==> flow/design.v <==
`timescale 1fs / 1fs
module row_col_cod #(
		     parameter WORD_W = 8,
		     parameter ROW_W = 4,  
			 parameter SIZE = (1<<ROW_W)
		     )
   (
    input 		  rst,
    input 		  en,
    input 		  clk,
    input [WORD_W-1:0] 	  word,
    output reg [SIZE-1:0] r_all_nxt, 
    output reg [SIZE-1:0] row_nxt,
    output reg [SIZE-1:0] col_nxt);
   integer 		  i;
   reg [WORD_W-ROW_W-1:0] 	  r_all_bin, col_bin;
   always @* begin
      r_all_nxt[SIZE-1] = 1'b1;
      r_all_bin = word>>ROW_W;  
      for(i = 0; i < SIZE ; i=i+1)begin
	 if( i < r_all_bin)
	   r_all_nxt[i] = 1'b0;
	 else
	   r_all_nxt[i] = 1'b1;
	 if(i == r_all_bin)
	   row_nxt[i] = 1'b1;
	 else
	   row_nxt[i] = 1'b0;
      end
      col_bin = (word<<ROW_W)>>ROW_W;  
      if(r_all_bin[0] == 0)
	for(i=0; i < SIZE; i = i+1)
	  if(i < col_bin)
	    col_nxt[i] = 1'b1;
	  else
	    col_nxt[i] = 1'b0;
      else
	for(i=(SIZE-1); i >= 0 ; i = i-1)
	  if(i >= (SIZE-col_bin))
	    col_nxt[i] = 1'b1;
	  else
	    col_nxt[i] = 1'b0;
   end
endmodule 
`timescale 1fs / 1fs
module row_col_cod_reg #(
		     parameter WORD_W = 8,
		     parameter ROW_W = 4,  
			 parameter SIZE = (1<<ROW_W)
		     )
   (
    input 		  rst,
    input 		  en,
    input 		  clk,
	input [SIZE-1:0] r_all_nxt, 
    input [SIZE-1:0] row_nxt,
    input [SIZE-1:0] col_nxt,
    output reg [SIZE-1:0] r_all, 
    output reg [SIZE-1:0] row,
    output reg [SIZE-1:0] col);
   always @ (posedge clk, posedge rst) begin 
      if(rst)begin
	 r_all <= 16'd0;
	   col <= 16'd0;
	   row <= 16'd0;
      end
      else if(en)begin
	 r_all <= r_all_nxt;
	 row <= row_nxt;
	 col <= col_nxt;
      end
   end 
endmodule
`timescale 1fs / 1fs
module row_col_cod_5x5 #(
		     parameter MAX = 25  
		     )
   (
    input 		  rst,
    input 		  en,
    input 		  clk,
    input [4:0] 	  word,
    output reg [4:0] r_all, 
    output reg [4:0] row,
    output reg [4:0] col);
    parameter SIZE = 3'd5;  
   integer 		  i;
   reg [4:0] 	  r_all_nxt, row_nxt, col_nxt;
   reg [2:0] 	  r_all_bin; 
   reg [2:0] 	  col_bin;
   always @* begin
	  r_all_nxt[4] = 1'b1;
      r_all_nxt[3:0] = r_all[3:0];
      row_nxt = row;
      r_all_bin = 3'd0;
      col_bin = 3'd0;
      col_nxt = col;
      if(word > MAX)
	 r_all_nxt = {SIZE{1'b1}};
      else begin
	 if(word <= 5'd5)begin
	   r_all_bin = 3'd0;
	   col_bin = word;
	 end
	 else
	   if(word <= 5'd10)begin
	      r_all_bin = 3'd1;
	      col_bin = word - 5'd5;
	   end
	   else
	     if(word <= 5'd15)begin
		r_all_bin = 3'd2;
		col_bin = word - 5'd10;
	     end
	     else
	       if(word <= 5'd20)begin
		  r_all_bin = 3'd3;
		  col_bin = word - 5'd15;
	       end
	       else begin
		  r_all_bin = 3'd4;
		  col_bin = word - 5'd20;
	       end
	 for(i = 0; i < SIZE ; i=i+1)begin
	    if( i < r_all_bin)
	      r_all_nxt[i] = 1'b0;
	    else
	      r_all_nxt[i] = 1'b1;
	    if(i == r_all_bin)
	      row_nxt[i] = 1'b1;
	    else
	      row_nxt[i] = 1'b0;
	 end
	 if(r_all_bin[0] == 0)
	   for(i=0; i < SIZE; i = i+1)
	     if(i < col_bin)
	       col_nxt[i] = 1'b1;
	     else
	       col_nxt[i] = 1'b0;
	 else
	   for(i=(SIZE-1); i >= 0 ; i = i-1)
	     if(i >= (SIZE-col_bin))
	       col_nxt[i] = 1'b1;
	     else
	       col_nxt[i] = 1'b0;
      end
   end
   always @ (posedge clk, posedge rst) begin 
      if(rst)begin
	 r_all <= 5'd0;
	 row <= 5'd0;
	 col <= 5'd0;
      end
      else if(en)begin
	 r_all <= r_all_nxt;
	 row <= row_nxt;
	 col <= col_nxt;
      end
   end 
endmodule  
`timescale 1fs / 1fs
module tdc_digital (
		    input 	  rst,
		    input 	  en,
		    input 	  clk,
		    input [6:0]  counter_in,
		    input [15:0] phase_in,
		    output [11:0] tdc_word);
   reg [6:0]				      counter;
   reg [15:0] 				      phase; 				      
   integer 				      i,j;
   always @ (posedge clk, posedge rst) begin 
      if(rst == 1'b1) begin
	 for (i=0; i<7; i=i+1) 
	   counter[i] <= 1'b0;
	 for (i=0; i<16; i=i+1) 
	   phase[i] <= 1'b0;
      end
      else if(en == 1'b1) begin
	 for (i=0; i<7; i=i+1) 
	   counter[i] <= counter_in[i];
	 for (i=0; i<16; i=i+1) 
	   phase[i] <= phase_in[i];
      end
   end 
   wire [6:0]			      counter_aux,counter_mod;
   reg [6:0] 			      counter_last;
   assign counter_aux = (phase[0] == 1) ? counter-1 : counter;
   assign counter_mod = counter_last - counter_aux;
   reg 				      edge_flag;
   reg  [4:0] 			      edge_index,edge_index_last;
   wire [4:0] 			      phase_shift;
   always @* begin
      edge_flag = 1'b0;
      edge_index = 5'd0;
      for (j=1; j<16; j = j+1) begin
	 if(phase[j-1]==1'b1 && phase[j]==1'b0) begin
	    edge_index = j-1'd1;
	    edge_flag = 1'b1;
	 end
	 if(phase[j-1]==1'b0 && phase[j]==1'b1) begin
	    edge_index = j-1'b1 + 5'd16;
	    edge_flag = 1'b1;
	 end
      end
      if(edge_flag == 1'b0)
	if(phase[5] == 1'b1)
	  edge_index = 5'd15;
	else
	  edge_index = 5'd31;
   end 
   assign tdc_word = (counter_mod<<5) + edge_index - edge_index_last;
   always @ (posedge clk, posedge rst)
     if(rst) begin
	counter_last <= 1'b0;
	edge_index_last <= 1'b0;
	end
     else if(en) begin
       counter_last <= counter_aux;
	edge_index_last <= edge_index;
     end	
endmodule
`timescale 1fs / 1fs
module adpll_ctr0(
    input 	      rst,
    input 	      en,
    input 	      clk,
    input [26-1:0] FCW,
    input [1:0]       adpll_mode,
    output reg 	      channel_lock,
    output 	      channel_sat,
    input 	      data_mod,
    output 	      dco_pd,
    output [4:0]      dco_c_l_rall,
    output [4:0]      dco_c_l_row,
    output [4:0]      dco_c_l_col,
    output [15:0]     dco_c_m_rall,
    output [15:0]     dco_c_m_row,
    output [15:0]     dco_c_m_col,
    output [15:0]     dco_c_s_rall,
    output [15:0]     dco_c_s_row,
    output [15:0]     dco_c_s_col,
    output 	      tdc_pd,
    output 	      tdc_pd_inj,
    input [6:0]       tdc_ripple_count,
    input [15:0]      tdc_phase,
    input [3:0]       alpha_l,
    input [3:0]       alpha_m,
    input [3:0]       alpha_s_rx,
    input [3:0]       alpha_s_tx,
    input [3:0]       beta,
    input [2:0]       lambda_rx,
    input [2:0]       lambda_tx,
    input [1:0]       iir_n_rx,
    input [1:0]       iir_n_tx, 
    input [4:0]       FCW_mod,
    input [4:0]       dco_c_l_word_test,
    input [7:0]       dco_c_m_word_test,
    input [7:0]       dco_c_s_word_test,
    input 	      dco_pd_test,
    input 	      tdc_pd_test,
    input 	      tdc_pd_inj_test		 
		 );
   wire signed [4:0]  dco_c_l_word;
   wire signed [7:0]  dco_c_m_word;
   wire signed [7:0]  dco_c_s_word;
   wire [11:0] 	      tdc_word;
   wire [15:0]     dco_c_m_rall_nxt;
   wire [15:0]     dco_c_m_row_nxt;
   wire [15:0]     dco_c_m_col_nxt;
   wire [15:0]     dco_c_s_rall_nxt;
   wire [15:0]     dco_c_s_row_nxt;
   wire [15:0]     dco_c_s_col_nxt;
   parameter IDLE = 5'b00001, PU = 5'b00010, C_L = 5'b00100, C_M = 5'b01000, C_S = 5'b10000;
   parameter  PD = 2'd0, TEST = 2'd1, RX = 2'd2, TX = 2'd3;
   reg [26-1:0] FCW_last;
   reg [1:0] 	   adpll_mode_last;
   reg [3:0] 	   alpha;
   reg [8:0] 	   time_count, time_count_nxt;
   reg 		   dco_pd_state, dco_pd_state_nxt;
   reg 		   tdc_pd_state, tdc_pd_state_nxt;
   reg 		   tdc_pd_inj_state, tdc_pd_inj_state_nxt;
   reg [4:0] 	   state_rx, state_rx_nxt;
   reg 		   rst_accum, rst_accum_nxt;
   reg 		   rst_lock_detect_nxt, rst_lock_detect;
   reg 		   en_lock_detect_nxt, en_lock_detect;
   reg 		   channel_lock_nxt;
   reg 		   en_integral, en_integral_nxt;
   reg 		   en_mod,en_mod_nxt;
   wire 	   rst_accum_all;
   wire        rst_lock_detect_all;
   wire signed [7:0] 		otw_int_round_sat;
   reg signed [4:0] 		otw_l_fixed, otw_l_fixed_nxt;
   reg signed [7:0] 		otw_m_fixed, otw_m_fixed_nxt;
   reg signed [7:0] 		otw_s_fixed, otw_s_fixed_nxt;
   wire signed [27-1:0] 	      ph_diff;
   wire signed [27-1:0] 	      ph_diff_accum;
   reg signed [27-1:0] 	ph_diff_accum_last;
   wire signed [27-1:0] 	ph_diff_mod;
   wire signed [27-1:0] 	freq_dev;
   wire signed [27-1:0] 	integral;
   wire signed [27-1:0] 	integral_beta;
   reg signed [27-1:0] 	integral_last;
   reg [1:0] 			iir_n;
   reg [2:0] 			lambda;
   wire signed [27-1:0] 	iir_out;
   wire signed [27-1:0] 	iir1_in, iir2_in, iir3_in;
   wire signed [27-1:0] 	iir1_out, iir2_out, iir3_out;
   reg signed [27-1:0] 	iir1_out_last, iir2_out_last, iir3_out_last;
   reg signed [27-1-14:0]      aux1, aux1_nxt, aux2, aux2_nxt;
   reg [4:0] 			      aux1_count, aux1_count_nxt, aux2_count, aux2_count_nxt;
   reg 				      lock_detect, lock_detect_nxt;
   reg signed [27-1-14:0]       lock_detect_word, lock_detect_word_nxt;
   row_col_cod_5x5 row_col_cod_l(
			    .rst(rst),
			    .en(en),
			    .clk(clk),
			    .word((dco_c_l_word[4]==0)?dco_c_l_word+5'd13:
				  dco_c_l_word-5'd19),
			    .r_all(dco_c_l_rall),
			    .row(dco_c_l_row),
			    .col(dco_c_l_col)
			    );
   row_col_cod row_col_cod_m(
			    .rst(rst),
			    .en(en),
			    .clk(clk),
			    .word({~dco_c_m_word[7],dco_c_m_word[6:0]}), 
			    .r_all_nxt(dco_c_m_rall_nxt),
			    .row_nxt(dco_c_m_row_nxt),
			    .col_nxt(dco_c_m_col_nxt)
			    );
   row_col_cod_reg row_col_cod_reg_m(
			    .rst(rst),
			    .en(en),
			    .clk(clk),
				.r_all_nxt(dco_c_m_rall_nxt),
			    .row_nxt(dco_c_m_row_nxt),
			    .col_nxt(dco_c_m_col_nxt),
			    .r_all(dco_c_m_rall),
			    .row(dco_c_m_row),
			    .col(dco_c_m_col)
			    );
   row_col_cod row_col_cod_s(
			    .rst(rst),
			    .en(en),
			    .clk(clk),
			    .word({~dco_c_s_word[7],dco_c_s_word[6:0]}),
			    .r_all_nxt(dco_c_s_rall_nxt),
			    .row_nxt(dco_c_s_row_nxt),
			    .col_nxt(dco_c_s_col_nxt)
			    );
   row_col_cod_reg row_col_cod_reg_s(
			    .rst(rst),
			    .en(en),
			    .clk(clk),
				.r_all_nxt(dco_c_s_rall_nxt),
			    .row_nxt(dco_c_s_row_nxt),
			    .col_nxt(dco_c_s_col_nxt),
			    .r_all(dco_c_s_rall),
			    .row(dco_c_s_row),
			    .col(dco_c_s_col)
			    );
   tdc_digital tdc_digital0(
			  .clk(clk),
			  .rst(rst),
			  .en(en),
			  .counter_in(tdc_ripple_count),
			  .phase_in(tdc_phase),
			  .tdc_word(tdc_word));
   assign dco_pd = (adpll_mode == TEST)? dco_pd_test : dco_pd_state;
   assign tdc_pd = (adpll_mode == TEST)? tdc_pd_test : tdc_pd_state;
   assign tdc_pd_inj = (adpll_mode == TEST)? tdc_pd_inj_test : tdc_pd_inj_state;
   assign ph_diff = FCW - {tdc_word,{{(14){1'b0}}}};
   assign freq_dev = (data_mod == 1'b1)? 
		     {{{(12+1){1'b0}}},FCW_mod,{{(14-5){1'b0}}}}:
		     ~{{{(12+1){1'b0}}},FCW_mod,{{(14-5){1'b0}}}}+1;
   assign ph_diff_mod = (en_mod==1'b0)? ph_diff: ph_diff + freq_dev;
   assign ph_diff_accum = ph_diff_accum_last + ph_diff_mod;
   assign rst_accum_all = rst | rst_accum;
   always @ (posedge clk, posedge rst_accum_all)
     if(rst_accum_all)
       ph_diff_accum_last <= 27'd0;
     else if(en)
       ph_diff_accum_last <= ph_diff_accum;
   assign integral = iir_out + integral_last;
   assign integral_beta = integral >>> beta;
   always @ (posedge clk, posedge rst_accum_all)
      if(rst_accum_all)
         integral_last <= 27'd0;
      else if(en&en_integral) 
	          integral_last <= integral;
   assign iir1_in = ph_diff_accum;
   assign iir1_out = (iir1_in>>>lambda)-(iir1_out_last>>>lambda)+iir1_out_last;
   assign iir2_in = iir1_out;
   assign iir2_out = (iir2_in>>>lambda)-(iir2_out_last>>>lambda)+iir2_out_last;
   assign iir3_in = iir2_out;
   assign iir3_out = (iir3_in>>>lambda)-(iir3_out_last>>>lambda)+iir3_out_last;
   assign iir_out = iir_n[1] ? (iir_n[0] ? iir3_out : iir2_out) :
		    (iir_n[0] ? iir1_out : iir1_in);
   always @ (posedge clk, posedge rst_accum_all )
     if(rst_accum_all) begin
	iir1_out_last <= 27'd0;
	iir2_out_last <= 27'd0;
	iir3_out_last <= 27'd0;
     end
     else if(en) begin
	iir1_out_last <= iir1_out;
	iir2_out_last <= iir2_out;
	iir3_out_last <= iir3_out;
     end 
   wire signed [27-1:0] 	ntw;
   wire signed [27-1:0] 	otw;
   wire [14-1:0] 		otw_frac;
   wire signed [27-1-14:0] otw_int;
   wire signed [27-1-14:0] otw_int_round; 
   assign ntw = (en_integral == 1'b1)? integral_beta + (iir_out >>> alpha) :
		iir_out >>> alpha;
   assign otw = (ntw << 7);
   assign otw_int = otw[27-1:14];
   assign otw_int_round = (otw[13]) ? otw_int + 1 : otw_int;
   assign otw_int_round_sat = (state_rx == C_L)? ((otw_int_round > 16'sd12 ) ? 8'sd12 :
   			      ((otw_int_round < -16'sd13 ) ? -8'sd13:otw_int_round )) : 
			      (otw_int_round > 16'sd127 ) ? 8'sd127 :
			      ((otw_int_round < -16'sd128 ) ? -8'sd128: otw_int_round); 
   assign dco_c_l_word = (adpll_mode == TEST)? dco_c_l_word_test :
			 (((state_rx == C_L) && ~rst_accum )? otw_int_round_sat :
			  otw_l_fixed);
   assign dco_c_m_word = (adpll_mode == TEST)? dco_c_m_word_test :
			 (((state_rx == C_M) && ~rst_accum )? otw_int_round_sat :
			 otw_m_fixed);
   assign dco_c_s_word = (adpll_mode == TEST)? dco_c_s_word_test :
			 (((state_rx == C_S) && ~rst_accum )? otw_int_round_sat :
			 otw_s_fixed);
   assign channel_sat = (dco_c_s_word == -8'sd128) || (dco_c_s_word == 8'sd127);
   always @ * begin
      state_rx_nxt = state_rx;
      otw_l_fixed_nxt = otw_l_fixed;
      otw_m_fixed_nxt = otw_m_fixed;
      otw_s_fixed_nxt = otw_s_fixed;
      time_count_nxt = time_count;
      dco_pd_state_nxt = dco_pd_state;
      tdc_pd_state_nxt = tdc_pd_state;
      tdc_pd_inj_state_nxt = tdc_pd_inj_state;  
      rst_accum_nxt = rst_accum;
      rst_lock_detect_nxt = rst_lock_detect;
      en_lock_detect_nxt = en_lock_detect;
      alpha = alpha_s_rx;
      channel_lock_nxt = channel_lock;
      en_integral_nxt = en_integral;
      lambda = lambda_rx;
      iir_n = 2'd0;
      en_mod_nxt = en_mod;
      if( (FCW != FCW_last) || (adpll_mode != adpll_mode_last))
	state_rx_nxt = IDLE;
      else
	case(state_rx)
	  IDLE:
	    begin
	       time_count_nxt = 9'd0;
	       otw_l_fixed_nxt = 5'sd0;
	       otw_m_fixed_nxt = 8'sd0;
	       otw_s_fixed_nxt = 8'sd0;
	       en_lock_detect_nxt = 1'b0;
	       rst_lock_detect_nxt = 1'b1;
	       channel_lock_nxt = 1'b0;
	       en_integral_nxt = 1'b0;
	       en_mod_nxt = 1'b0;
	       if(adpll_mode == PD) begin
		  dco_pd_state_nxt = 1'b1;
		  tdc_pd_state_nxt = 1'b1;
		  tdc_pd_inj_state_nxt = 1'b1;
	       end
	       if(adpll_mode == RX || adpll_mode == TX )
		 state_rx_nxt = PU;
	    end
	  PU: 
	    begin
	       time_count_nxt = time_count + 9'd1;
	       dco_pd_state_nxt = 1'b0;
	       case(time_count)
		 6'd16: tdc_pd_state_nxt = 1'b0;
		 6'd48: tdc_pd_inj_state_nxt = 1'b0;
		 7'd112:
		   begin 
		      state_rx_nxt = C_L;
		      rst_accum_nxt = 1'b1;
		      time_count_nxt = 9'd0; 
		   end
	       endcase
	    end 
	  C_L:  
	    begin
	       rst_accum_nxt = 1'b0;
	       rst_lock_detect_nxt = 1'b0;
	       alpha = alpha_l;
	       en_lock_detect_nxt = 1'b1;
	       if(lock_detect & (~rst_lock_detect))begin
		  otw_l_fixed_nxt = lock_detect_word;	      
		  state_rx_nxt = C_M;
		  rst_accum_nxt = 1'b1;
		  rst_lock_detect_nxt = 1'b1;
	       end
	    end 
	  C_M:  
	    begin
	       rst_accum_nxt = 1'b0;
	       alpha = alpha_m;
	       rst_lock_detect_nxt = 1'b0;
	       if(lock_detect & (~rst_lock_detect))begin		  
		  otw_m_fixed_nxt = lock_detect_word;  
		  state_rx_nxt = C_S;
		  rst_accum_nxt = 1'b1;
		  en_lock_detect_nxt = 1'b0;
	       end
	    end 
	  C_S:  
	    begin 
	       case(adpll_mode)
		 RX: 
		   begin
		      rst_accum_nxt = 1'b0;
		      alpha = alpha_s_rx;
		      iir_n = iir_n_rx;
		      lambda = lambda_rx;
		      time_count_nxt = time_count + 9'd1;
		      if(beta > 4'd0)
			en_integral_nxt = 1'b1;
		      case(time_count)
			9'd480: channel_lock_nxt = 1'b1;   
		      endcase 
		   end 
		 TX:
		   begin
		      rst_accum_nxt = 1'b0;
		      alpha = alpha_s_tx;
		      iir_n = iir_n_tx;
		      lambda = lambda_tx;
		      time_count_nxt = time_count + 9'd1;
		      case(time_count)
			9'd480: channel_lock_nxt = 1'b1;   
		      endcase
		      if(channel_lock == 1'b1) 
			en_mod_nxt = 1'b1;
		   end	 
	       endcase
	    end
	endcase  
   end
   always @ (posedge clk, posedge rst)
     if(rst)begin
	state_rx <= IDLE;
	time_count <= 9'd0;
	dco_pd_state <= 1'b1;
	tdc_pd_state <= 1'b1;
	tdc_pd_inj_state <= 1'b1;
	rst_accum <= 1'b0;
	otw_l_fixed <= 5'sd0;
	otw_m_fixed <= 8'sd0;
	otw_s_fixed <= 8'sd0;
	en_lock_detect <= 1'b0;
	rst_lock_detect <= 1'b0;
	channel_lock <= 1'b0;
	en_integral <= 1'b0;
	en_mod <= 1'b0;
	FCW_last <= 26'd0;
	adpll_mode_last <= 2'd0;
     end
     else if(en)begin
	state_rx <= state_rx_nxt;
	time_count <= time_count_nxt;
	dco_pd_state <= dco_pd_state_nxt;
	tdc_pd_state <= tdc_pd_state_nxt;
	tdc_pd_inj_state <= tdc_pd_inj_state_nxt;
   	rst_accum <= rst_accum_nxt;
	otw_l_fixed <= otw_l_fixed_nxt;
	otw_m_fixed <= otw_m_fixed_nxt;
	otw_s_fixed <= otw_s_fixed_nxt;
	en_lock_detect <= en_lock_detect_nxt;
	rst_lock_detect <= rst_lock_detect_nxt ;
	channel_lock <= channel_lock_nxt;
	en_integral <= en_integral_nxt;
	en_mod <= en_mod_nxt;
	FCW_last <= FCW;
	adpll_mode_last <= adpll_mode;
     end 
   always @ * begin
      aux1_nxt = aux1;
      aux2_nxt = aux2;
      aux1_count_nxt = aux1_count;
      aux2_count_nxt = aux2_count;
      lock_detect_nxt = lock_detect;
      lock_detect_word_nxt = lock_detect_word;
      if(otw_int_round_sat == aux1) begin
	 aux1_count_nxt = aux1_count_nxt + 4'd1;
	 if(aux1_count_nxt == 4'd15 || (state_rx == C_L && aux1_count_nxt == 5'd8 )  )begin
	    lock_detect_nxt = 1'b1;
	    lock_detect_word_nxt = aux1;
	 end
      end
      else 
	if(otw_int_round_sat == aux2) begin
	   aux2_count_nxt = aux2_count_nxt + 4'd1;
	   if(aux2_count_nxt == 4'd15 || (state_rx == C_L && aux1_count_nxt == 5'd8 ) )begin
	      lock_detect_nxt = 1'b1;
	      lock_detect_word_nxt = aux2;   
	   end	   
	end
	else begin
	   aux1_nxt = otw_int_round;
	   aux1_count_nxt = 4'd1;
	   aux2_nxt = aux1;
	   aux2_count_nxt = aux1_count;
	end 
   end 
   assign rst_lock_detect_all  = rst|rst_lock_detect;
   always @ (posedge clk, posedge rst_lock_detect_all)
     if(rst_lock_detect_all)begin
	aux1 <= {(27-14){1'b1}};
     aux2 <= {(27-14){1'b1}};
     aux1_count <=4'h0;
     aux2_count <= 4'h0;
     lock_detect <= 1'b0;
     lock_detect_word <= {(27-14){1'b1}};
  end
     else if(en & en_lock_detect)begin
	aux1 <= aux1_nxt;
	aux2 <= aux2_nxt;
	aux1_count <= aux1_count_nxt;
	aux2_count <= aux2_count_nxt;
	lock_detect <= lock_detect_nxt;
	lock_detect_word <= lock_detect_word_nxt;
     end
endmodule 
`timescale 1fs / 1fs
module adpll_ctr
   (
    input                     rst,
    input                     clk,
    input                     valid,
    input [5-1:0] address,
    input [26-1:0] wdata,
    input                     wstrb,
    output [1:0]              rdata,
    output reg                ready,
    input                     data_mod,  
    output                    dco_pd,
    output reg [1:0]          dco_osc_gain,
    output [4:0]              dco_c_l_rall,
    output [4:0]              dco_c_l_row,
    output [4:0]              dco_c_l_col,
    output [15:0]             dco_c_m_rall,
    output [15:0]             dco_c_m_row,
    output [15:0]             dco_c_m_col,
    output [15:0]             dco_c_s_rall,
    output [15:0]             dco_c_s_row,
    output [15:0]             dco_c_s_col,
    output                    tdc_pd,
    output                    tdc_pd_inj,
    output reg [2:0]          tdc_ctr_freq,
    input [6:0]               tdc_ripple_count,
    input [15:0]              tdc_phase
    );
   always @(posedge clk, posedge rst) begin
     if (rst)
       ready <= 1'b0;
     else
       ready <= valid;
   end
   reg                        rst_soft;
   reg [26-1:0]            FCW;
   reg [1:0]                  adpll_mode;
   reg                        en;
   reg [3:0]                  alpha_l;
   reg [3:0]                  alpha_m;
   reg [3:0]                  alpha_s_rx;
   reg [3:0]                  alpha_s_tx;
   reg [3:0]                  beta;
   reg [2:0]                  lambda_rx;
   reg [2:0]                  lambda_tx;
   reg [1:0]                  iir_n_rx;
   reg [1:0]                  iir_n_tx;
   reg [4:0]                  FCW_mod;
   reg signed [4:0]           dco_c_l_word_test;
   reg signed [7:0]           dco_c_m_word_test;
   reg signed [7:0]           dco_c_s_word_test;
   reg                        dco_pd_test;
   reg                        tdc_pd_test;
   reg                        tdc_pd_inj_test;
   wire                       rst_int;
   assign rst_int = rst | rst_soft;
   wire                       channel_lock;
   wire                       channel_sat;
   assign rdata = (address == (5'd0))? {{1'b0}, channel_lock}:
                  (address == (5'd23))? {{1'b0}, channel_sat}:
                  {2'b11};
   always @ (posedge clk, posedge rst) begin
     if (rst) begin
        rst_soft <= 1'b0;
        FCW <= 26'h2620000;  
        adpll_mode <= 2'b0;
        en <= 1'b0;
        alpha_l <= 4'd14;
        alpha_m <= 4'd8;
        alpha_s_rx <= 4'd7;
        alpha_s_tx <= 4'd4;
        beta <= 4'd0;
        lambda_rx <= 3'd2;
        lambda_tx <= 3'd2;
        iir_n_rx <= 2'd3;
        iir_n_tx <= 2'd2;
        FCW_mod <= 5'b01001;  
        dco_c_l_word_test <= 5'sd0;
        dco_c_m_word_test <= 8'sd0;
        dco_c_s_word_test <= 8'sd0;
        dco_pd_test <= 1'b1;
        tdc_pd_test <= 1'b1;
        tdc_pd_inj_test <= 1'b1;
        tdc_ctr_freq <= 3'b100;
        dco_osc_gain <= 2'b10;
     end else if (valid & wstrb) begin
        case (address)
          (5'd1): rst_soft <= wdata[0];
          (5'd2): FCW <= wdata[26-1:0];
          (5'd3): adpll_mode <= wdata[1:0];
          (5'd4): en <= wdata[0];
          (5'd5): alpha_l <= wdata[3:0];
          (5'd6): alpha_m <= wdata[3:0];
          (5'd7): alpha_s_rx <= wdata[3:0];
          (5'd8): alpha_s_tx <= wdata[3:0];
          (5'd9): beta <= wdata[3:0];
          (5'd10): lambda_rx <= wdata[2:0];
          (5'd11): lambda_tx <= wdata[2:0];
          (5'd12): iir_n_rx <= wdata[1:0];
          (5'd13): iir_n_tx <= wdata[1:0];
          (5'd14): FCW_mod <= wdata[4:0];
          (5'd15): dco_c_l_word_test <= wdata[4:0];
          (5'd16): dco_c_m_word_test <= wdata[7:0];
          (5'd17): dco_c_s_word_test <= wdata[7:0];
          (5'd18): dco_pd_test <= wdata[0];
          (5'd19): tdc_pd_test <= wdata[0];
          (5'd20): tdc_pd_inj_test <= wdata[0];
          (5'd21): tdc_ctr_freq <= wdata[2:0];
          (5'd22): dco_osc_gain <= wdata[1:0];
          default:;
        endcase
     end
   end
   adpll_ctr0 adpll_ctr0
     (
	  .clk               (clk),
	  .rst               (rst_int),
	  .en                (en),
	  .FCW               (FCW[26-1:0]),
	  .adpll_mode        (adpll_mode[1:0]),
	  .data_mod          (data_mod),
	  .tdc_ripple_count  (tdc_ripple_count[6:0]),
	  .tdc_phase         (tdc_phase[15:0]),
	  .alpha_l           (alpha_l[3:0]),
	  .alpha_m           (alpha_m[3:0]),
	  .alpha_s_rx        (alpha_s_rx[3:0]),
	  .alpha_s_tx        (alpha_s_tx[3:0]),
	  .beta              (beta[3:0]),
	  .lambda_rx         (lambda_rx[2:0]),
	  .lambda_tx         (lambda_tx[2:0]),
	  .iir_n_rx          (iir_n_rx[1:0]),
	  .iir_n_tx          (iir_n_tx[1:0]),
	  .FCW_mod           (FCW_mod[4:0]),
	  .dco_c_l_word_test (dco_c_l_word_test[4:0]),
	  .dco_c_m_word_test (dco_c_m_word_test[7:0]),
	  .dco_c_s_word_test (dco_c_s_word_test[7:0]),
	  .dco_pd_test       (dco_pd_test),
	  .tdc_pd_test       (tdc_pd_test),
	  .tdc_pd_inj_test   (tdc_pd_inj_test),
	  .channel_lock      (channel_lock),
	  .channel_sat       (channel_sat),
	  .dco_pd            (dco_pd),
	  .dco_c_l_rall      (dco_c_l_rall[4:0]),
	  .dco_c_l_row       (dco_c_l_row[4:0]),
	  .dco_c_l_col       (dco_c_l_col[4:0]),
	  .dco_c_m_rall      (dco_c_m_rall[15:0]),
	  .dco_c_m_row       (dco_c_m_row[15:0]),
	  .dco_c_m_col       (dco_c_m_col[15:0]),
	  .dco_c_s_rall      (dco_c_s_rall[15:0]),
	  .dco_c_s_row       (dco_c_s_row[15:0]),
	  .dco_c_s_col       (dco_c_s_col[15:0]),
	  .tdc_pd            (tdc_pd),
	  .tdc_pd_inj        (tdc_pd_inj)
      );
endmodule
From RTL to reports: adpll_ctr
The steps from the RTL of adpll_ctr to its reports follow in flow order.
Line numbers count from 1 in the design file above.
Operators: Yosys type, input widths -> output width; for muxes data width and select width s.
A cell with n/a has no value.
Inputs
  design top: adpll_ctr
  clock port: clk
  library: sky130hd
  timing corner: tt_025C_1v80

Word level
Yosys after proc, flatten, opt, wreduce and memory -nomap, before mapping. Memory bits, and registers merged into a memory's read port (data or address), are not among the register bits. Print and check cells are not counted. Equal cells are merged and count once.
Storage and ports
  register bits after elaboration: 485
  bits of input ports: 59
  output and inout bits: 122
Cells by class
  add/sub/neg operators: 29
  order comparisons: 121
  equal/unequal tests: 97
  shifts and indexed selects: 8
  muxes and demuxes: 340
  bitwise operators: 32
  reductions and logical operators: 97
Operators by type and width (count)
  $ge 4x32->1 const A: 16
  $ge 3x32->1 const A: 9
  $mux 1: 240
  $mux 5: 43
  $ge 1x32->1 const A: 6
  $ge 2x32->1 const A: 6
  $add 27x27->27: 6
  $sshr 27x3->27: 6
  $mux 27: 5
  $lt 4x4->1 const A: 32
  $mux 8: 14
  $sub 27x27->27: 3
  $eq 5x4->1 const B: 13
  $lt 3x4->1 const A: 16
  $eq 4x4->1 const A: 16
  $sshr 27x4->20: 2
  $reduce_and 2->1: 25
  $eq 5x5->1 const B: 9
  $mux 3: 12
  $logic_and 1x1->1: 35
  $lt 1x4->1 const A: 8
  $lt 2x4->1 const A: 8
  $eq 3x4->1 const A: 8
  $reduce_and 5->1: 6
  $not 14->27: 1
  $sub 26x26->27: 1
  $add 27x1->27 const B: 1
  $pmux 9 s3: 1
Not listed: further kinds 77, cells in them 176.

Logic depth
Longest topological path by Yosys (ltp), each cell counted once; first at word level (registers and memories cut), then after technology mapping (sequential cells cut; the memories' decode and read muxes count).
Depth
  depth after elaboration: 74
  ABC_AREA: 0
  mapped depth: 133

After synthesis
Source: synth_stat.txt of the flow (Yosys; design flattened, memories mapped). It holds for the ABC_AREA given above (unset counts as 0); a run with the other value may have another netlist.
Totals and module areas in this step are rounded.
Cell types
  sky130_fd_sc_hd__dfrtp_1: count 420, total area 1.05E+04 um^2
  sky130_fd_sc_hd__ha_1: count 228, total area 2.85E+03 um^2
  sky130_fd_sc_hd__mux2_2: count 237, total area 2668.81 um^2
  sky130_fd_sc_hd__nand2_1: count 691, total area 2.59E+03 um^2
  sky130_fd_sc_hd__a21oi_1: count 424, total area 2.12E+03 um^2
  sky130_fd_sc_hd__o21ai_0: count 399, total area 2E+03 um^2
  sky130_fd_sc_hd__nor2_1: count 482, total area 1.81E+03 um^2
  sky130_fd_sc_hd__mux2i_1: count 178, total area 1.78E+03 um^2
  sky130_fd_sc_hd__fa_1: count 84, total area 1.68E+03 um^2
  sky130_fd_sc_hd__dfstp_2: count 62, total area 1.63E+03 um^2
  sky130_fd_sc_hd__inv_1: count 387, total area 1.45E+03 um^2
  sky130_fd_sc_hd__xnor2_1: count 136, total area 1.19E+03 um^2
  sky130_fd_sc_hd__clkbuf_1: count 238, total area 893.357 um^2
  sky130_fd_sc_hd__a21o_1: count 105, total area 788.256 um^2
  sky130_fd_sc_hd__xor2_1: count 85, total area 744.464 um^2
  sky130_fd_sc_hd__a211oi_1: count 95, total area 713.184 um^2
  sky130_fd_sc_hd__nand3_1: count 123, total area 615.59 um^2
  sky130_fd_sc_hd__o211ai_1: count 74, total area 555.533 um^2
Not listed: further types 103, cells in them 1205.
Synthesis totals
  cell count: 5653
  synthesis area: 45800 um^2
  area of sequential cells: 12100 um^2
  flip-flop cells: 482
By module: a second synthesis without flattening, with its own total; a netlist apart from the flattened one above.
Second synthesis, totals
  cells (unflattened synthesis): 5366
  area total of the unflattened synthesis: 45900 um^2
Each row is one instance without its submodules.
By module
  adpll_ctr0: instances 1, cells 4281, area 33300 um^2, seq. area 6150 um^2
  adpll_ctr: instances 1, cells 245, area 3890 um^2, seq. area 2410 um^2
  row_col_cod_reg: instances 2, cells 102, area 1860 um^2, seq. area 1200 um^2
  tdc_digital: instances 1, cells 265, area 2420 um^2, seq. area 876 um^2
  row_col_cod: instances 2, cells 118, area 707 um^2, seq. area 0.0 um^2
  row_col_cod_5x5: instances 1, cells 135, area 1210 um^2, seq. area 375 um^2

Worst setup path after synthesis
Path of least setup slack by OpenSTA after synthesis, without wires, with an ideal clock, recovery checks aside; 20% of the period is set as input and as output delay. Where synthesis merged equal registers, the netlist keeps one of their names.
Timing path after synthesis
  path type: input port to output port
  start point: in data_mod
  end point: out rdata[0]
  period: 40.0 ns
  input delay: 8.000 ns
  external output delay: 8.000 ns
  time at the first pin: 8.000 ns
  data arrival time: 27.742 ns
  required time: 32.000 ns
  path slack: 4.258 ns
  delay of the path: 19.742 ns
  stages: 100
  buffers on the path: 4
  period reached after synthesis: 35.742 ns
"delay of the path" = arrival - input delay + setup time.
At an output port there is no setup time.
"stages": output pins that drive a net of the path, with the launching flip-flop's if there is one; two outputs of one cell count as two.
"period reached after synthesis" = period - worst setup slack (recovery checks aside). The figure is calculated, with input and output delays left at 20% of the set period.
The rows between start and end are the longest chain of elaborated cells between them; the timing report does not say that the signal goes this way. Where chains are equally long, one stands for them.
A line is the first line of the expression or statement that the cell stems from. Yosys adds cells for indexed reads and writes and turns some case tables into memories.
On the way, after synthesis
  path through: sky130_fd_sc_hd__clkbuf_1 -> sky130_fd_sc_hd__mux2_2 -> sky130_fd_sc_hd__inv_1 -> sky130_fd_sc_hd__fa_1 -> sky130_fd_sc_hd__nor2b_1 -> sky130_fd_sc_hd__o21ai_0 -> sky130_fd_sc_hd__nand2b_1 -> sky130_fd_sc_hd__a21o_1 -> sky130_fd_sc_hd__a21o_1 -> sky130_fd_sc_hd__a21o_1 -> sky130_fd_sc_hd__a21o_1 -> sky130_fd_sc_hd__a21o_1 -> sky130_fd_sc_hd__a21o_1 -> sky130_fd_sc_hd__a21o_1 -> sky130_fd_sc_hd__a21o_1 -> sky130_fd_sc_hd__a21o_1 -> sky130_fd_sc_hd__a21o_1 -> sky130_fd_sc_hd__xnor2_1 -> [... 64 more ...] -> sky130_fd_sc_hd__a21o_1 -> sky130_fd_sc_hd__a21o_1 -> sky130_fd_sc_hd__a21o_1 -> sky130_fd_sc_hd__a31oi_1 -> sky130_fd_sc_hd__xnor2_1 -> sky130_fd_sc_hd__a32oi_2 -> sky130_fd_sc_hd__or4b_4 -> sky130_fd_sc_hd__nor4_4 -> sky130_fd_sc_hd__xnor2_1 -> sky130_fd_sc_hd__buf_6 -> sky130_fd_sc_hd__o21ai_0 -> sky130_fd_sc_hd__a21oi_1 -> sky130_fd_sc_hd__a22oi_1 -> sky130_fd_sc_hd__or2_2 -> sky130_fd_sc_hd__nor3_1 -> sky130_fd_sc_hd__a31o_2 -> sky130_fd_sc_hd__o22ai_1 -> sky130_fd_sc_hd__nand2b_1
  length of the longest elaborated chain: 31
  elaborated cells on any way between the ends: 39
  those cells by class: add/sub: 11; compare: 4; eq/ne: 2; shift: 5; mux: 16; reduce/logical: 1
RTL lines, path after synthesis
  from (decl): line 646  | input                     data_mod,
  $mux 27: line 375  | assign freq_dev = (data_mod == 1'b1)?
  $add 27x27->27: line 378  | assign ph_diff_mod = (en_mod==1'b0)? ph_diff: ph_diff + freq_dev;
  $mux 27: line 378
  $add 27x27->27: line 379  | assign ph_diff_accum = ph_diff_accum_last + ph_diff_mod;
  $sshr 27x3->27: line 394  | assign iir1_out = (iir1_in>>>lambda)-(iir1_out_last>>>lambda)+iir1_out_last;
  $sub 27x27->27: line 394
  $add 27x27->27: line 394
  [... 17 more ...]
  $mux 8: line 422  | assign otw_int_round_sat = (state_rx == C_L)? ((otw_int_round > 16'sd12 ) ? 8'sd12 :
  $mux 8: line 433  | (((state_rx == C_S) && ~rst_accum )? otw_int_round_sat :
  $mux 8: line 432  | assign dco_c_s_word = (adpll_mode == TEST)? dco_c_s_word_test :
  $eq 8x8->1: line 435  | assign channel_sat = (dco_c_s_word == -8'sd128) || (dco_c_s_word == 8'sd127);
  $logic_or 1x1->1: line 435
  $mux 2: line 695  | (address == (5'd23))? {{1'b0}, channel_sat}:
  $mux 2: line 694  | assign rdata = (address == (5'd0))? {{1'b0}, channel_lock}:
  to (decl): line 644  | output [1:0]              rdata,

Worst path after layout
Path of least setup slack in the final report of flow run 1 (OpenROAD, finished layout, wires in). Where an end is a register, its clock arrival counts in the times.
Timing path after layout
  path type: input port to output port
  start point: in data_mod
  end point: out rdata[0]
  period: 34.9 ns
  input delay: 6.98 ns
  external output delay: 6.98 ns
  time at the first pin: 6.98 ns
  data arrival time: 30.37 ns
  required time: 27.92 ns
  path slack: -2.45 ns
  stages: 103
  buffers on the path: 7
The rows between start and end are the longest chain of elaborated cells between them; the timing report does not say that the signal goes this way. Where chains are equally long, one stands for them.
On the way, after layout
  path through: sky130_fd_sc_hd__clkbuf_2 -> sky130_fd_sc_hd__nor2_1 -> sky130_fd_sc_hd__xor2_1 -> sky130_fd_sc_hd__ha_1 -> sky130_fd_sc_hd__nor2b_1 -> sky130_fd_sc_hd__o21ai_0 -> sky130_fd_sc_hd__nand2b_1 -> sky130_fd_sc_hd__a21o_1 -> sky130_fd_sc_hd__a21o_1 -> sky130_fd_sc_hd__a21o_1 -> sky130_fd_sc_hd__a21o_1 -> sky130_fd_sc_hd__a21o_1 -> sky130_fd_sc_hd__a21o_1 -> sky130_fd_sc_hd__a21o_1 -> sky130_fd_sc_hd__a21o_1 -> sky130_fd_sc_hd__a21o_1 -> sky130_fd_sc_hd__a21o_1 -> sky130_fd_sc_hd__a21o_1 -> [... 67 more ...] -> sky130_fd_sc_hd__a21o_1 -> sky130_fd_sc_hd__a31oi_2 -> sky130_fd_sc_hd__xnor2_1 -> sky130_fd_sc_hd__a32oi_2 -> sky130_fd_sc_hd__or4b_4 -> sky130_fd_sc_hd__nor4_4 -> sky130_fd_sc_hd__xnor2_4 -> sky130_fd_sc_hd__buf_6 -> sky130_fd_sc_hd__and2_1 -> sky130_fd_sc_hd__a21oi_4 -> sky130_fd_sc_hd__a22oi_2 -> sky130_fd_sc_hd__buf_2 -> sky130_fd_sc_hd__or2_2 -> sky130_fd_sc_hd__nor3_4 -> sky130_fd_sc_hd__a31o_2 -> sky130_fd_sc_hd__o22ai_2 -> sky130_fd_sc_hd__nand2b_1 -> sky130_fd_sc_hd__clkdlybuf4s50_1
  length of the longest elaborated chain: 31
  elaborated cells on any way between the ends: 39
  those cells by class: add/sub: 11; compare: 4; eq/ne: 2; shift: 5; mux: 16; reduce/logical: 1
RTL lines, path after layout
  from (decl): line 646  | input                     data_mod,
  $mux 27: line 375  | assign freq_dev = (data_mod == 1'b1)?
  $add 27x27->27: line 378  | assign ph_diff_mod = (en_mod==1'b0)? ph_diff: ph_diff + freq_dev;
  $mux 27: line 378
  $add 27x27->27: line 379  | assign ph_diff_accum = ph_diff_accum_last + ph_diff_mod;
  $sshr 27x3->27: line 394  | assign iir1_out = (iir1_in>>>lambda)-(iir1_out_last>>>lambda)+iir1_out_last;
  $sub 27x27->27: line 394
  $add 27x27->27: line 394
  [... 17 more ...]
  $mux 8: line 422  | assign otw_int_round_sat = (state_rx == C_L)? ((otw_int_round > 16'sd12 ) ? 8'sd12 :
  $mux 8: line 433  | (((state_rx == C_S) && ~rst_accum )? otw_int_round_sat :
  $mux 8: line 432  | assign dco_c_s_word = (adpll_mode == TEST)? dco_c_s_word_test :
  $eq 8x8->1: line 435  | assign channel_sat = (dco_c_s_word == -8'sd128) || (dco_c_s_word == 8'sd127);
  $logic_or 1x1->1: line 435
  $mux 2: line 695  | (address == (5'd23))? {{1'b0}, channel_sat}:
  $mux 2: line 694  | assign rdata = (address == (5'd0))? {{1'b0}, channel_lock}:
  to (decl): line 644  | output [1:0]              rdata,

Module adpll_ctr, platform sky130hd: 4 stored runs of the flow (Yosys, OpenROAD) with differing settings, in no particular order. Input and output delays are each 20% of the period that was set; the output load is 0.01 pF.
"period reached": clock period set for the run, less the worst setup slack. It is reckoned from that one timing run; input and output delays stay at 20% of the period that was set.
"worst path time": the worst setup path's part of the clock period (all of it between registers, 20% less for each end at a port) less its slack. A launch clock that arrives late makes it longer, a capture clock that arrives late makes it shorter.
The results are shown rounded.

==> flow run 1: settings <==
{ "CELL_PAD_IN_SITES_GLOBAL_PLACEMENT": 0, "CORE_UTILIZATION": 56, "GPL_ROUTABILITY_DRIVEN": 1, "GPL_TIMING_DRIVEN": 0, "PLACE_DENSITY": 0.37, "SETUP_SLACK_MARGIN": -2.0, "SLEW_MARGIN": 30, "TNS_END_PERCENT": 55, "period_ns": 34.9, "CAP_MARGIN": 20, "CORE_MARGIN": 2 }
==> flow run 1: results <==
post-synthesis cell area: 45800 um^2
die area: 84200 um^2
standard-cell area after routing: 53400 um^2
utilization in the final report: 66.1 %
worst setup slack after layout: -2.45 ns
summed negative setup slack: -2.45 ns
period reached: 37.347 ns
worst path time: 23.39 ns
critical path kind: input port to output port

==> flow run 2: settings <==
{ "CORE_UTILIZATION": 35, "PLACE_DENSITY": 0.6, "period_ns": 39.3, "CAP_MARGIN": 20, "CORE_MARGIN": 2, "SLEW_MARGIN": 20 }
==> flow run 2: results <==
post-synthesis cell area: 45800 um^2
die area: 134000 um^2
standard-cell area after routing: 52700 um^2
utilization in the final report: 40.6 %
worst setup slack after layout: 1.43 ns
summed negative setup slack: 0.000 ns
period reached: 37.874 ns
worst path time: 22.15 ns
critical path kind: input port to output port

==> flow run 3: settings <==
{ "CELL_PAD_IN_SITES_GLOBAL_PLACEMENT": 3, "CORE_UTILIZATION": 41, "PLACE_DENSITY": 0.54, "TNS_END_PERCENT": 40, "period_ns": 40.0, "CAP_MARGIN": 20, "CORE_MARGIN": 2, "SLEW_MARGIN": 20 }
==> flow run 3: results <==
post-synthesis cell area: 45800 um^2
die area: 115000 um^2
standard-cell area after routing: 52300 um^2
utilization in the final report: 47.2 %
worst setup slack after layout: 1.14 ns
summed negative setup slack: 0.000 ns
period reached: 38.865 ns
worst path time: 22.86 ns
critical path kind: input port to output port

==> flow run 4: settings <==
{ "CELL_PAD_IN_SITES_DETAIL_PLACEMENT": 1, "CORE_ASPECT_RATIO": 1.63, "CORE_UTILIZATION": 17, "GPL_TIMING_DRIVEN": 0, "PLACE_DENSITY_LB_ADDON": 0.23, "SETUP_SLACK_MARGIN": 2.6, "SLEW_MARGIN": 5, "period_ns": 43.4, "CAP_MARGIN": 20, "CORE_MARGIN": 2 }
==> flow run 4: results <==
post-synthesis cell area: 45800 um^2
die area: 274000 um^2
standard-cell area after routing: 58600 um^2
utilization in the final report: 21.8 %
worst setup slack after layout: 3.25 ns
summed negative setup slack: 0.000 ns
period reached: 40.145 ns
worst path time: 22.79 ns
critical path kind: input port to output port
